==> flow/design.v <==
module shifter(in, shift, out);
  input [15:0] in;
  input [1:0] shift;
  output reg [15:0] out;
  always @(*) begin
    case(shift)
      2'b00: out = in;   
      2'b01: out = in << 1;   
      2'b10: out = in >> 1;   
      2'b11: out = {in[15], in[15:1]};   
      default: out = {16{1'bx}};    
    endcase
  end
endmodule
module ALU(ain, bin, alu_op, out, status);
  input [15:0] ain, bin;
  input [1:0] alu_op;
  output [15:0] out;
  output [2:0] status;
  ALU_result result(ain, bin, alu_op, out);  
  ALU_status result_status(ain, bin, out, status);  
endmodule
module ALU_result(ain, bin, alu_op, out);
  input [15:0] ain, bin;
  input [1:0] alu_op;
  output reg [15:0] out;
  always @(*) begin
    case(alu_op)
      2'b00: out = ain + bin;   
      2'b01: out = ain - bin;   
      2'b10: out = ain & bin;   
      2'b11: out = ~bin;        
      default: out = {16{1'bx}};   
    endcase
  end
endmodule
module ALU_status(ain, bin, alu_result, status);
  input [15:0] ain, bin, alu_result;
  output [2:0] status;
  assign status = {ain[15] & bin[15] & ~alu_result[15],   
                   alu_result[15],         
                   alu_result == 16'b0};   
endmodule
module Load_enabled_register(clk, load, in, out);
  parameter width = 16;  
  input clk, load;
  input [width-1:0] in;
  output [width-1:0] out; 
  reg [width-1:0] out;  
  wire[width-1:0] next_out = load ? in : out;
  always @(posedge clk) begin
    out <= next_out;   
  end
endmodule
module Decoder(in, out);
  parameter in_width = 3;
  parameter out_width = 8;
  input [in_width-1:0] in;
  output [out_width-1:0] out;
  wire [out_width-1:0] out = 1 << in; 
endmodule
module MUX_2in_binary(in1, in0, select, out);
  parameter width = 16;   
  input [width-1:0] in1, in0;
  input select;
  output reg [width-1:0] out;
  always @(*) begin
    case(select)
      1'b0: out = in0;
      1'b1: out = in1;
      default: out = {width{1'bx}};   
    endcase
  end
endmodule
module MUX_4in_binary(in3, in2, in1, in0, select, out);
  parameter width = 16;   
  input [width-1:0] in3, in2, in1, in0;
  input [1:0] select;
  output reg [width-1:0] out;
  always @(*) begin
    case(select)
      2'b00: out = in0;
      2'b01: out = in1;
      2'b10: out = in2;
      2'b11: out = in3;
      default: out = {width{1'bx}};   
    endcase
  end
endmodule
module MUX_8in(in7, in6, in5, in4, in3, in2, in1, in0, select, out);
  parameter width = 16;  
  input [width-1:0] in7, in6, in5, in4, in3, in2, in1, in0;
  input [7:0] select;
  output reg [width-1:0] out;
  always @(*) begin
    case(select)
      8'b00000001: out = in0;
      8'b00000010: out = in1;
      8'b00000100: out = in2;
      8'b00001000: out = in3;
      8'b00010000: out = in4;
      8'b00100000: out = in5;
      8'b01000000: out = in6;
      8'b10000000: out = in7;
      default: out = {width{1'bx}};  
    endcase
  end
endmodule
module Register_file(clk, data_in, write, writenum, readnum, data_out);
  input clk, write;   
  input [2:0] writenum, readnum;   
  input [15:0] data_in;  
  output [15:0] data_out;  
  wire [7:0] decoded_writenum;
  Decoder #(3, 8) decoder_write(writenum, decoded_writenum);
  wire [15:0] R0, R1, R2, R3, R4, R5, R6, R7; 
  Load_enabled_register #(16) R0_reg(clk, write & decoded_writenum[0], data_in, R0);
  Load_enabled_register #(16) R1_reg(clk, write & decoded_writenum[1], data_in, R1);
  Load_enabled_register #(16) R2_reg(clk, write & decoded_writenum[2], data_in, R2);
  Load_enabled_register #(16) R3_reg(clk, write & decoded_writenum[3], data_in, R3);
  Load_enabled_register #(16) R4_reg(clk, write & decoded_writenum[4], data_in, R4);
  Load_enabled_register #(16) R5_reg(clk, write & decoded_writenum[5], data_in, R5);
  Load_enabled_register #(16) R6_reg(clk, write & decoded_writenum[6], data_in, R6);
  Load_enabled_register #(16) R7_reg(clk, write & decoded_writenum[7], data_in, R7);
  wire [7:0] decoded_readnum;
  Decoder #(3, 8) decoder_read(readnum, decoded_readnum);
  MUX_8in #(16) output_multiplexer(R7, R6, R5, R4, R3, R2, R1, R0, decoded_readnum, data_out);
endmodule
module datapath(clk,  
                readnum, vsel, loada, loadb,   
                shift, asel, bsel, ALUop, loadc, loads, sximm5,  
                writenum, write, sximm8, mdata, PC,  
                status, datapath_out  
              );
   input clk, write, asel, bsel, loada, loadb, loadc, loads;
   input [2:0] readnum, writenum;
   input [1:0] ALUop, shift, vsel;
   input [15:0] mdata, sximm8, sximm5;
   input [7:0] PC;
   output [2:0] status;
   output [15:0] datapath_out;  
   wire [15:0] reg_data_in;   
   wire [15:0] reg_data_out;
   Register_file REGFILE(clk, reg_data_in, write, writenum, readnum, reg_data_out);
   wire [15:0] pipeline_reg_A_out, pipeline_reg_B_out;
   Load_enabled_register #(16) pipeline_reg_A(clk, loada, reg_data_out, pipeline_reg_A_out);
   Load_enabled_register #(16) pipeline_reg_B(clk, loadb, reg_data_out, pipeline_reg_B_out);
   wire [15:0] pipeline_reg_B_out_shifted;
   shifter shift_reg_B(pipeline_reg_B_out, shift, pipeline_reg_B_out_shifted);
   wire [15:0] source_operand_A_out, source_operand_B_out;
   MUX_2in_binary source_operand_A(16'b0, pipeline_reg_A_out, asel, source_operand_A_out);
   MUX_2in_binary source_operand_B(sximm5, pipeline_reg_B_out_shifted, bsel, source_operand_B_out);
   wire [15:0] alu_out;
   wire[2:0] alu_status;
   ALU alu_block(source_operand_A_out, source_operand_B_out, ALUop, alu_out, alu_status);
   Load_enabled_register #(3) status_register(clk, loads, alu_status, status);
   Load_enabled_register #(16) pipeline_reg_C(clk, loadc, alu_out, datapath_out);
   MUX_4in_binary writeback_mux(mdata, sximm8, {8'b0, PC}, datapath_out, vsel, reg_data_in);
endmodule
module vDFF(clk,D,Q);
  parameter n=1;
  input clk;
  input [n-1:0] D;
  output [n-1:0] Q;
  reg [n-1:0] Q;
  always @(posedge clk)
    Q <= D;
endmodule
module cpu(clk,reset,s,load,in,out,N,V,Z,w);
  input clk, reset, s, load;
  input [15:0] in;
  output [15:0] out;
  output N, V, Z, w;
  wire [15:0] inst_reg_out;
  Load_enabled_register #(16) instruction_register(clk, load, in, inst_reg_out);
  wire [2:0] nsel, opcode, readnum, writenum;
  wire [1:0] op, ALUop, shift;
  wire [15:0] sximm5, sximm8;
  Inst_dec instruction_decoder(inst_reg_out, nsel, opcode, op, ALUop, sximm5, sximm8, shift, readnum, writenum);
  wire [1:0] vsel;
  wire loada, loadb, asel, bsel, loadc, loads, write; 
  Controller datapath_controller(clk, s, reset, opcode, op, w, loada, loadb, loadc, loads, asel, bsel, vsel, nsel, write);
  datapath DP(.clk(clk),  
                .readnum(readnum), .vsel(vsel), .loada(loada), .loadb(loadb),   
                .shift(shift), .asel(asel), .bsel(bsel), .ALUop(ALUop), .loadc(loadc), .loads(loads), .sximm5(sximm5),  
                .writenum(writenum), .write(write), .sximm8(sximm8), .mdata(16'b0), .PC(8'b0),  
                .status({V, N, Z}), .datapath_out(out)  
              );
endmodule
module Inst_dec(inst_reg, nsel, opcode, op, ALUop, sximm5, sximm8, shift, readnum, writenum);
  input [15:0] inst_reg;
  input [2:0] nsel;
  output [2:0] opcode, readnum, writenum;
  output [1:0] op, ALUop, shift;
  output [15:0] sximm5, sximm8;
  assign opcode = inst_reg[15:13];
  assign op = inst_reg[12:11];
  assign ALUop = op;  
  assign sximm5 = { {11{inst_reg[4]}}, inst_reg[4:0] };   
  assign sximm8 = { {8{inst_reg[7]}}, inst_reg[7:0] };    
  assign shift = inst_reg[4:3];
  assign readnum = (nsel == 3'b001) ? inst_reg[10:8]   
                 : (nsel == 3'b010) ? inst_reg[7:5]    
                 : (nsel == 3'b100) ? inst_reg[2:0]    
                 : 3'bxxx;
  assign writenum = readnum;
endmodule
module Controller(clk, s, reset, opcode, op, w, loada, loadb, loadc, loads, asel, bsel, vsel, nsel, write);
  input clk, s, reset;
  input [2:0] opcode;
  input [1:0] op;
  output w, loada, loadb, loadc, loads, asel, bsel, write;
  output [2:0] nsel;
  output [1:0] vsel;
  wire [2:0] present_state, next_state;
  wire [2:0] next_state_reset = reset ? 3'b000 : next_state;
  reg [15:0] next;
  vDFF #(3) clk_state(clk, next_state_reset, present_state);
  always @(*) begin
    casex({s, opcode, op, present_state})
      {6'b0xxxxx, 3'b000}: next = {3'b000, 13'b1000000000000};   
      {6'b1xxxxx, 3'b000}: next = {3'b001, 13'b1000000000000};  
      {6'bx11010, 3'b001}: next = {3'b101, 13'b0};  
      {6'bx10101, 3'b001}, {6'bx101x0, 3'b001}: next = {3'b010, 13'b0};  
      {6'bx11000, 3'b001}, {6'bx10111, 3'b001}: next = {3'b011, 13'b0};  
      {6'bxxxxxx, 3'b010}: next = {3'b011, 13'b0100000000010};  
      {6'bxxxxxx, 3'b011}: next = {3'b100, 13'b0010000001000};  
      {6'bx11000, 3'b100}: next = {3'b101, 13'b0001010000000};  
      {6'bx10111, 3'b100}, {6'bx101x0, 3'b100}: next = {3'b101, 13'b0001000000000};  
      {6'bx10101, 3'b100}: next = {3'b000, 13'b0000100000000};  
      {6'bx11010, 3'b101}: next = {3'b000, 13'b0000000100011};  
      {6'bxxxxxx, 3'b101}: next = {3'b000, 13'b0000000000101};  
      default: next = {16{1'bx}};
   endcase
  end
  assign {next_state, w, loada, loadb, loadc, loads, asel, bsel, vsel, nsel, write} = next;
endmodule
Appendix: tool output

Tool chain data of cpu
Module cpu before and after one edit of its RTL, step after step. "original" refers to lines of the RTL above, "edited" to lines of the edited file. "change": "edited" minus "original" as printed here. "rel. change": 100 x difference / "original". Operators: Yosys type, input widths -> output width; for muxes data width and select width s. Cell names lack the library's common part. Not given: --

Design top: cpu. Clock input: clk. Standard-cell library: sky130hd. Corner: tt_025C_1v80.

The edit
Unified diff, file above to edited file. The edit is scripted: it alters the design's behaviour and was not made to optimise anything.

```diff
@@ -28,5 +28,5 @@
     case(alu_op)
       2'b00: out = ain + bin;   
-      2'b01: out = ain - bin;   
+      2'b01: out = ain ^ bin;   
       2'b10: out = ain & bin;   
       2'b11: out = ~bin;        
```

Word level
Yosys after proc, flatten, opt, wreduce and memory -nomap, before mapping. Memory bits, and registers merged into a memory's read port (data or address), are not among the register bits. Print and check cells are not counted. Equal cells are merged and count once.

Word-level totals: bits in registers (original 198, edited 198, change 0, rel. change 0.00%); input port bits (original 20, edited 20, change 0, rel. change 0.00%); output and inout port bits (original 20, edited 20, change 0, rel. change 0.00%); word-level cells (original 86, edited 86, change 0, rel. change 0.00%).

Cells by class: add/subtract/negate cells (original 2, edited 1, change -1, rel. change -50.00%); equality and inequality tests (original 34, edited 34, change 0, rel. change 0.00%); shift operators (original 1, edited 1, change 0, rel. change 0.00%); muxes and demuxes (original 11, edited 11, change 0, rel. change 0.00%); bitwise gates (word level) (original 15, edited 16, change +1, rel. change +6.67%); reduce/logical cells (original 9, edited 9, change 0, rel. change 0.00%).

Operators by type and width: $sub 16x16->16 (original 1, edited 0, change -1, rel. change -100.00%); $xor 16x16->16 (original 0, edited 1, change +1); $and 1x1->1 (original 10, edited 10, change 0, rel. change 0.00%); $eq 8x8->1 const B (original 9, edited 9, change 0, rel. change 0.00%); $eq 2x2->1 const B (original 6, edited 6, change 0, rel. change 0.00%); $reduce_or 2->1 (original 4, edited 4, change 0, rel. change 0.00%); $eq 2x1->1 const B (original 3, edited 3, change 0, rel. change 0.00%); $eq 3x2->1 const B (original 3, edited 3, change 0, rel. change 0.00%); $logic_not 2->1 (original 3, edited 3, change 0, rel. change 0.00%); $mux 3 (original 3, edited 3, change 0, rel. change 0.00%); $not 1->1 (original 3, edited 3, change 0, rel. change 0.00%); $eq 3x3->1 const B (original 2, edited 2, change 0, rel. change 0.00%); $eq 7x7->1 const B (original 2, edited 2, change 0, rel. change 0.00%); $pmux 16 s2 (original 2, edited 2, change 0, rel. change 0.00%); $pmux 16 s4 (original 2, edited 2, change 0, rel. change 0.00%); $add 16x16->16 (original 1, edited 1, change 0, rel. change 0.00%); $and 16x16->16 (original 1, edited 1, change 0, rel. change 0.00%); $eq 3x1->1 const B (original 1, edited 1, change 0, rel. change 0.00%); $eq 4x4->1 const B (original 1, edited 1, change 0, rel. change 0.00%); $eq 8x1->1 const B (original 1, edited 1, change 0, rel. change 0.00%); $eq 8x2->1 const B (original 1, edited 1, change 0, rel. change 0.00%); $eq 8x3->1 const B (original 1, edited 1, change 0, rel. change 0.00%); $eq 8x4->1 const B (original 1, edited 1, change 0, rel. change 0.00%); $eq 8x5->1 const B (original 1, edited 1, change 0, rel. change 0.00%); $eq 8x6->1 const B (original 1, edited 1, change 0, rel. change 0.00%); $eq 8x7->1 const B (original 1, edited 1, change 0, rel. change 0.00%); $logic_not 16->1 (original 1, edited 1, change 0, rel. change 0.00%); $logic_not 4->1 (original 1, edited 1, change 0, rel. change 0.00%).

Not every row of either side is listed.

Depth
Yosys ltp: most cells in a row. Word level: on the elaborated netlist, between registers, memories and ports. Mapped: between sequential cells and ports; inverters and the memories' decode and read muxes count.

Logic depth: depth after elaboration (original 10, edited 10, change 0, rel. change 0.00%); ABC_AREA (original 0, edited 0); mapped depth (original 22, edited 17, change -5, rel. change -22.73%); gate-level depth less buffers (original 18, edited 15, change -3, rel. change -16.67%).

Netlist
Source: synth_stat.txt of the flow (Yosys; design flattened, memories mapped). It holds for the ABC_AREA given above (unset counts as 0); a run with the other value may have another netlist.

Cells by type: and2_1 (original 17, edited 0, change -17, rel. change -100.00%); nor2_1 (original 52, edited 36, change -16, rel. change -30.77%); mux2_2 (original 3, edited 19, change +16, rel. change +533.33%); mux4_2 (original 16, edited 1, change -15, rel. change -93.75%); nand2_1 (original 105, edited 91, change -14, rel. change -13.33%); o21ai_0 (original 27, edited 41, change +14, rel. change +51.85%); mux2i_1 (original 34, edited 23, change -11, rel. change -32.35%); nor2b_1 (original 6, edited 17, change +11, rel. change +183.33%); o22a_1 (original 1, edited 12, change +11, rel. change +1100.00%); xor2_1 (original 11, edited 1, change -10, rel. change -90.91%); a221oi_2 (original 0, edited 9, change +9); a22oi_1 (original 7, edited 0, change -7, rel. change -100.00%); nand2b_1 (original 11, edited 5, change -6, rel. change -54.55%); o21a_1 (original 8, edited 2, change -6, rel. change -75.00%); nor3b_1 (original 7, edited 1, change -6, rel. change -85.71%); nor3_1 (original 16, edited 11, change -5, rel. change -31.25%); a31oi_1 (original 9, edited 14, change +5, rel. change +55.56%); inv_1 (original 12, edited 8, change -4, rel. change -33.33%).

Not every row of either side is listed.

Mapped netlist: mapped cells (original 794, edited 707, change -87, rel. change -10.96%); chip area (Yosys) (µm²) (original 9984.6, edited 9196.3, change -788.3, rel. change -7.90%); sequential part of the area (µm²) (original 5915.7, edited 5915.7, change 0.0, rel. change 0.00%); flip-flop cells (original 198, edited 198, change 0, rel. change 0.00%).

The figures by module come from a second, unflattened synthesis with its own total; it is not the netlist above.

Second synthesis, totals: cell total of the unflattened synthesis (original 778, edited 733, change -45, rel. change -5.78%); area total of the unflattened synthesis (µm²) (original 10536.4, edited 10262.3, change -274.1, rel. change -2.60%).

Each row is one instance without its submodules.

By module, original: Load_enabled_register (width=16) (times used 12, cells 16, area 480.5 µm², sequential area 480.5 µm²); ALU_result (times used 1, cells 218, area 1437.6 µm², sequential area 0.0 µm²); MUX_8in (width=16) (times used 1, cells 128, area 963.4 µm², sequential area 0.0 µm²); MUX_2in_binary (times used 2, cells 18, area 249.0 µm², sequential area 0.0 µm²); MUX_4in_binary (times used 1, cells 20, area 424.2 µm², sequential area 0.0 µm²); Inst_dec (times used 1, cells 53, area 419.2 µm², sequential area 0.0 µm²); shifter (times used 1, cells 51, area 355.3 µm², sequential area 0.0 µm²); Controller (times used 1, cells 40, area 286.5 µm², sequential area 0.0 µm²); Decoder (times used 2, cells 8, area 65.1 µm², sequential area 0.0 µm²); Load_enabled_register (width=3) (times used 1, cells 3, area 90.1 µm², sequential area 90.1 µm²); vDFF (n=3) (times used 1, cells 3, area 60.1 µm², sequential area 60.1 µm²); Register_file (times used 1, cells 8, area 50.0 µm², sequential area 0.0 µm²); ALU_status (times used 1, cells 8, area 48.8 µm², sequential area 0.0 µm²); cpu (times used 1, cells 1, area 3.8 µm², sequential area 0.0 µm²).

original: Modules not listed: 2.

By module, edited: Load_enabled_register (width=16) (times used 12, cells 16, area 480.5 µm², sequential area 480.5 µm²); ALU_result (times used 1, cells 173, area 1163.6 µm², sequential area 0.0 µm²); MUX_8in (width=16) (times used 1, cells 128, area 963.4 µm², sequential area 0.0 µm²); MUX_2in_binary (times used 2, cells 18, area 249.0 µm², sequential area 0.0 µm²); MUX_4in_binary (times used 1, cells 20, area 424.2 µm², sequential area 0.0 µm²); Inst_dec (times used 1, cells 53, area 419.2 µm², sequential area 0.0 µm²); shifter (times used 1, cells 51, area 355.3 µm², sequential area 0.0 µm²); Controller (times used 1, cells 40, area 286.5 µm², sequential area 0.0 µm²); Decoder (times used 2, cells 8, area 65.1 µm², sequential area 0.0 µm²); Load_enabled_register (width=3) (times used 1, cells 3, area 90.1 µm², sequential area 90.1 µm²); vDFF (n=3) (times used 1, cells 3, area 60.1 µm², sequential area 60.1 µm²); Register_file (times used 1, cells 8, area 50.0 µm², sequential area 0.0 µm²); ALU_status (times used 1, cells 8, area 48.8 µm², sequential area 0.0 µm²); cpu (times used 1, cells 1, area 3.8 µm², sequential area 0.0 µm²).

edited: Modules not listed: 2.

Worst setup path after synthesis
Source: OpenSTA report_checks on the synthesized netlist (no wires, ideal clock, input and output delay 20% of the period each), path of least setup slack; recovery checks are left aside. Register names are those of the netlist, which keeps one name where synthesis merged equal registers.

Path post-synthesis: path type (original in2reg, edited in2reg); from (original in s, edited in s); to (original reg DP.REGFILE.R1_reg.out[0], edited reg DP.REGFILE.R6_reg.out[0]); clock period (ns) (original 10.0, edited 10.0, change 0.0, rel. change 0.00%); input delay (ns) (original 2.000, edited 2.000, change 0.000, rel. change 0.00%); launch time at the first pin (ns) (original 2.000, edited 2.000, change 0.000, rel. change 0.00%); data arrival time (ns) (original 4.996, edited 4.823, change -0.173, rel. change -3.46%); required time (ns) (original 9.591, edited 9.591, change 0.000, rel. change 0.00%); path slack (ns) (original 4.595, edited 4.767, change +0.172); delay of the path (ns) (original 3.405, edited 3.232, change -0.173, rel. change -5.08%); stages (original 9, edited 9, change 0, rel. change 0.00%); buffers on the path (original 2, edited 2, change 0, rel. change 0.00%); synthesis period reached (ns) (original 5.405, edited 5.233, change -0.172, rel. change -3.18%).

"delay of the path" is the arrival time less input delay plus setup time. "stages": output pins that drive a net of the path, with the launching flip-flop's if there is one; two outputs of one cell count as two. "synthesis period reached" is the clock period less the worst setup slack; recovery checks do not enter. This is arithmetic on one report: input and output delays are still those of the set period (20% each). The rows between start and end are the longest chain of elaborated cells between them; the timing report does not say that the signal goes this way. Where chains are equally long, one stands for them. Each line given opens the expression or statement behind the cell; cells for indexed reads and writes are added by Yosys, which also makes memories of some case tables. original: The path ends at the enable pin of a flip-flop; only ways to that pin are counted.

On the way, post-synthesis, original:
Path through: o221a_2 > o2111ai_1 > nor4_2 > mux2i_1 > o21a_1 > clkbuf_1 > buf_2 > o21ai_0 > nor3_1. For cells in the longest elaborated chain the number is 8. For elaborated cells on any way between the ends the number is 11. The entry for source lines of those cells reads 6. Classes of those cells: eq/ne (4); shift (1); mux (4); logic (1); reduce/logical (1).

RTL lines, path post-synthesis, original: from (decl) (RTL line 170) `input clk, reset, s, load;`; $eq 4x4->1 (RTL line 220) `casex({s, opcode, op, present_state})`; $pmux 16 s11 (RTL line 220); $eq 3x3->1 (RTL line 204) `: (nsel == 3'b100) ? inst_reg[2:0]`; $mux 3 (RTL line 204); $mux 3 (RTL line 203) `: (nsel == 3'b010) ? inst_reg[7:5]`; $mux 3 (RTL line 202) `assign readnum = (nsel == 3'b001) ? inst_reg[10:8]`; $shl 2x3->8 (RTL line 60) `wire [out_width-1:0] out = 1 << in;`; $and 1x1->1 (RTL line 118) `Load_enabled_register #(16) R1_reg(clk, write & decoded_writenum[1], data_in, R1);`; to (assign) (RTL line 52) `out <= next_out;`; to (decl) (RTL line 48) `output [width-1:0] out;`.

edited: The path ends at the enable pin of a flip-flop; only ways to that pin are counted.

On the way, post-synthesis, edited:
Path through: o21ba_2 > o22ai_1 > a211oi_1 > a311oi_1 > nor3_2 > buf_2 > buf_1 > nand2_1 > nor3_1. For cells in the longest elaborated chain the number is 8. For elaborated cells on any way between the ends the number is 11. The entry for source lines of those cells reads 6. Classes of those cells: eq/ne (4); shift (1); mux (4); logic (1); reduce/logical (1).

RTL lines, path post-synthesis, edited: from (decl) (RTL line 170) `input clk, reset, s, load;`; $eq 4x4->1 (RTL line 220) `casex({s, opcode, op, present_state})`; $pmux 16 s11 (RTL line 220); $eq 3x3->1 (RTL line 204) `: (nsel == 3'b100) ? inst_reg[2:0]`; $mux 3 (RTL line 204); $mux 3 (RTL line 203) `: (nsel == 3'b010) ? inst_reg[7:5]`; $mux 3 (RTL line 202) `assign readnum = (nsel == 3'b001) ? inst_reg[10:8]`; $shl 2x3->8 (RTL line 60) `wire [out_width-1:0] out = 1 << in;`; $and 1x1->1 (RTL line 123) `Load_enabled_register #(16) R6_reg(clk, write & decoded_writenum[6], data_in, R6);`; to (assign) (RTL line 52) `out <= next_out;`; to (decl) (RTL line 48) `output [width-1:0] out;`.

Timing after layout
From the final timing report of each run of set A: the path of least setup slack in the routed layout; clock arrival at registers is part of the times.

Path post-layout: path type (original reg2reg, edited reg2reg); from (original reg instruction_register.out[11], edited reg instruction_register.out[13]); to (original reg DP.status_register.out[0], edited reg DP.status_register.out[0]); clock period (ns) (original 5.73, edited 5.73, change 0.00, rel. change 0.00%); launch time at the first pin (ns) (original 0.43, edited 0.43, change 0.00, rel. change 0.00%); data arrival time (ns) (original 4.91, edited 5.25, change +0.34, rel. change +6.92%); required time (ns) (original 5.99, edited 6.01, change +0.02, rel. change +0.33%); path slack (ns) (original 1.08, edited 0.76, change -0.32); stages (original 16, edited 17, change +1, rel. change +6.25%); buffers on the path (original 0, edited 1, change +1).

The rows between start and end are the longest chain of elaborated cells between them; the timing report does not say that the signal goes this way. Where chains are equally long, one stands for them.

On the way, post-layout, original:
Path through: edfxtp_1 > nand4bb_1 > or3_4 > nand2_1 > ha_1 > inv_1 > fa_1 > a21o_1 > maj3_1 > a22oi_1 > nor4b_1 > nor3_2 > o2111ai_1 > a2111oi_0 > nand4bb_1 > nor4b_2. For cells in the longest elaborated chain the number is 8. For elaborated cells on any way between the ends the number is 28. The entry for source lines of those cells reads 8. Classes of those cells: add/sub (2); eq/ne (13); mux (4); logic (4); reduce/logical (5).

RTL lines, path post-layout, original: from (decl) (RTL line 48) `output [width-1:0] out;`; from (assign) (RTL line 52) `out <= next_out;`; $eq 8x8->1 (RTL line 220) `casex({s, opcode, op, present_state})`; $reduce_or 2->1 (RTL line 220); $pmux 16 s11 (RTL line 220); $not 1->1 (RTL line 68) `case(select)`; $pmux 16 s2 (RTL line 68); $sub 16x16->16 (RTL line 30) `2'b01: out = ain - bin;`; $pmux 16 s4 (RTL line 28) `case(alu_op)`; $logic_not 16->1 (RTL line 42) `alu_result == 16'b0};`; to (assign) (RTL line 52); to (decl) (RTL line 48).

On the way, post-layout, edited:
Path through: edfxtp_1 > nor4bb_1 > nand2b_1 > nor2_1 > buf_4 > nor2b_1 > ha_1 > fa_1 > a21o_1 > a211oi_2 > o21bai_1 > a211oi_1 > a311oi_1 > or4_1 > or4_1 > or4_1 > nor3_2. For cells in the longest elaborated chain the number is 8. For elaborated cells on any way between the ends the number is 24. The entry for source lines of those cells reads 8. Classes of those cells: add/sub (1); eq/ne (10); mux (4); logic (5); reduce/logical (4).

RTL lines, path post-layout, edited: from (decl) (RTL line 48) `output [width-1:0] out;`; from (assign) (RTL line 52) `out <= next_out;`; $eq 8x8->1 (RTL line 220) `casex({s, opcode, op, present_state})`; $reduce_or 2->1 (RTL line 220); $pmux 16 s11 (RTL line 220); $not 1->1 (RTL line 68) `case(select)`; $pmux 16 s2 (RTL line 68); $add 16x16->16 (RTL line 29) `2'b00: out = ain + bin;`; $pmux 16 s4 (RTL line 28) `case(alu_op)`; $logic_not 16->1 (RTL line 42) `alu_result == 16'b0};`; to (assign) (RTL line 52); to (decl) (RTL line 48).

Nets of the timed path that keep an RTL name, with a line that drives or declares them; the list need not be complete.

Named nets, post-layout, edited (RTL line): DP.alu_block.out[6] (28).

Flow runs
Runs of the flow (Yosys, OpenROAD) on both versions; the two runs of a pair have the same settings. The constraints put input and output delay at 20% of the set period each and load the outputs with 0.01 pF.

Settings, set A:
Under CORE_UTILIZATION stands 40. For period_ns the number is 5.73. The figure for CAP_MARGIN is 20. Under CORE_MARGIN stands 2. The entry for SLEW_MARGIN reads 20.

Results, set A: chip area after synthesis (Yosys) (µm²) (original 9984.6, edited 9196.3, change -788.3, rel. change -7.90%); full die area (µm²) (original 26240.8, edited 24219.1, change -2021.7, rel. change -7.70%); standard-cell area of the final layout (µm²) (original 11357.1, edited 10523.8, change -833.3, rel. change -7.34%); utilization after routing (%) (original 46.6, edited 46.6, change 0.0); worst slack on setup checks (ns) (original 1.083, edited 0.761, change -0.322); setup TNS (ns) (original 0.000, edited 0.000, change 0.000); power consumption (mW) (original 3.384, edited 3.324, change -0.060, rel. change -1.77%); clock period achieved (ns) (original 4.647, edited 4.969, change +0.322, rel. change +6.93%).

By "clock period achieved" is meant the clock period of the run minus its worst setup slack. This is arithmetic on one report: input and output delays are still those of the set period (20% each). "power consumption" is the tool's figure for a default switching activity; nothing was simulated.
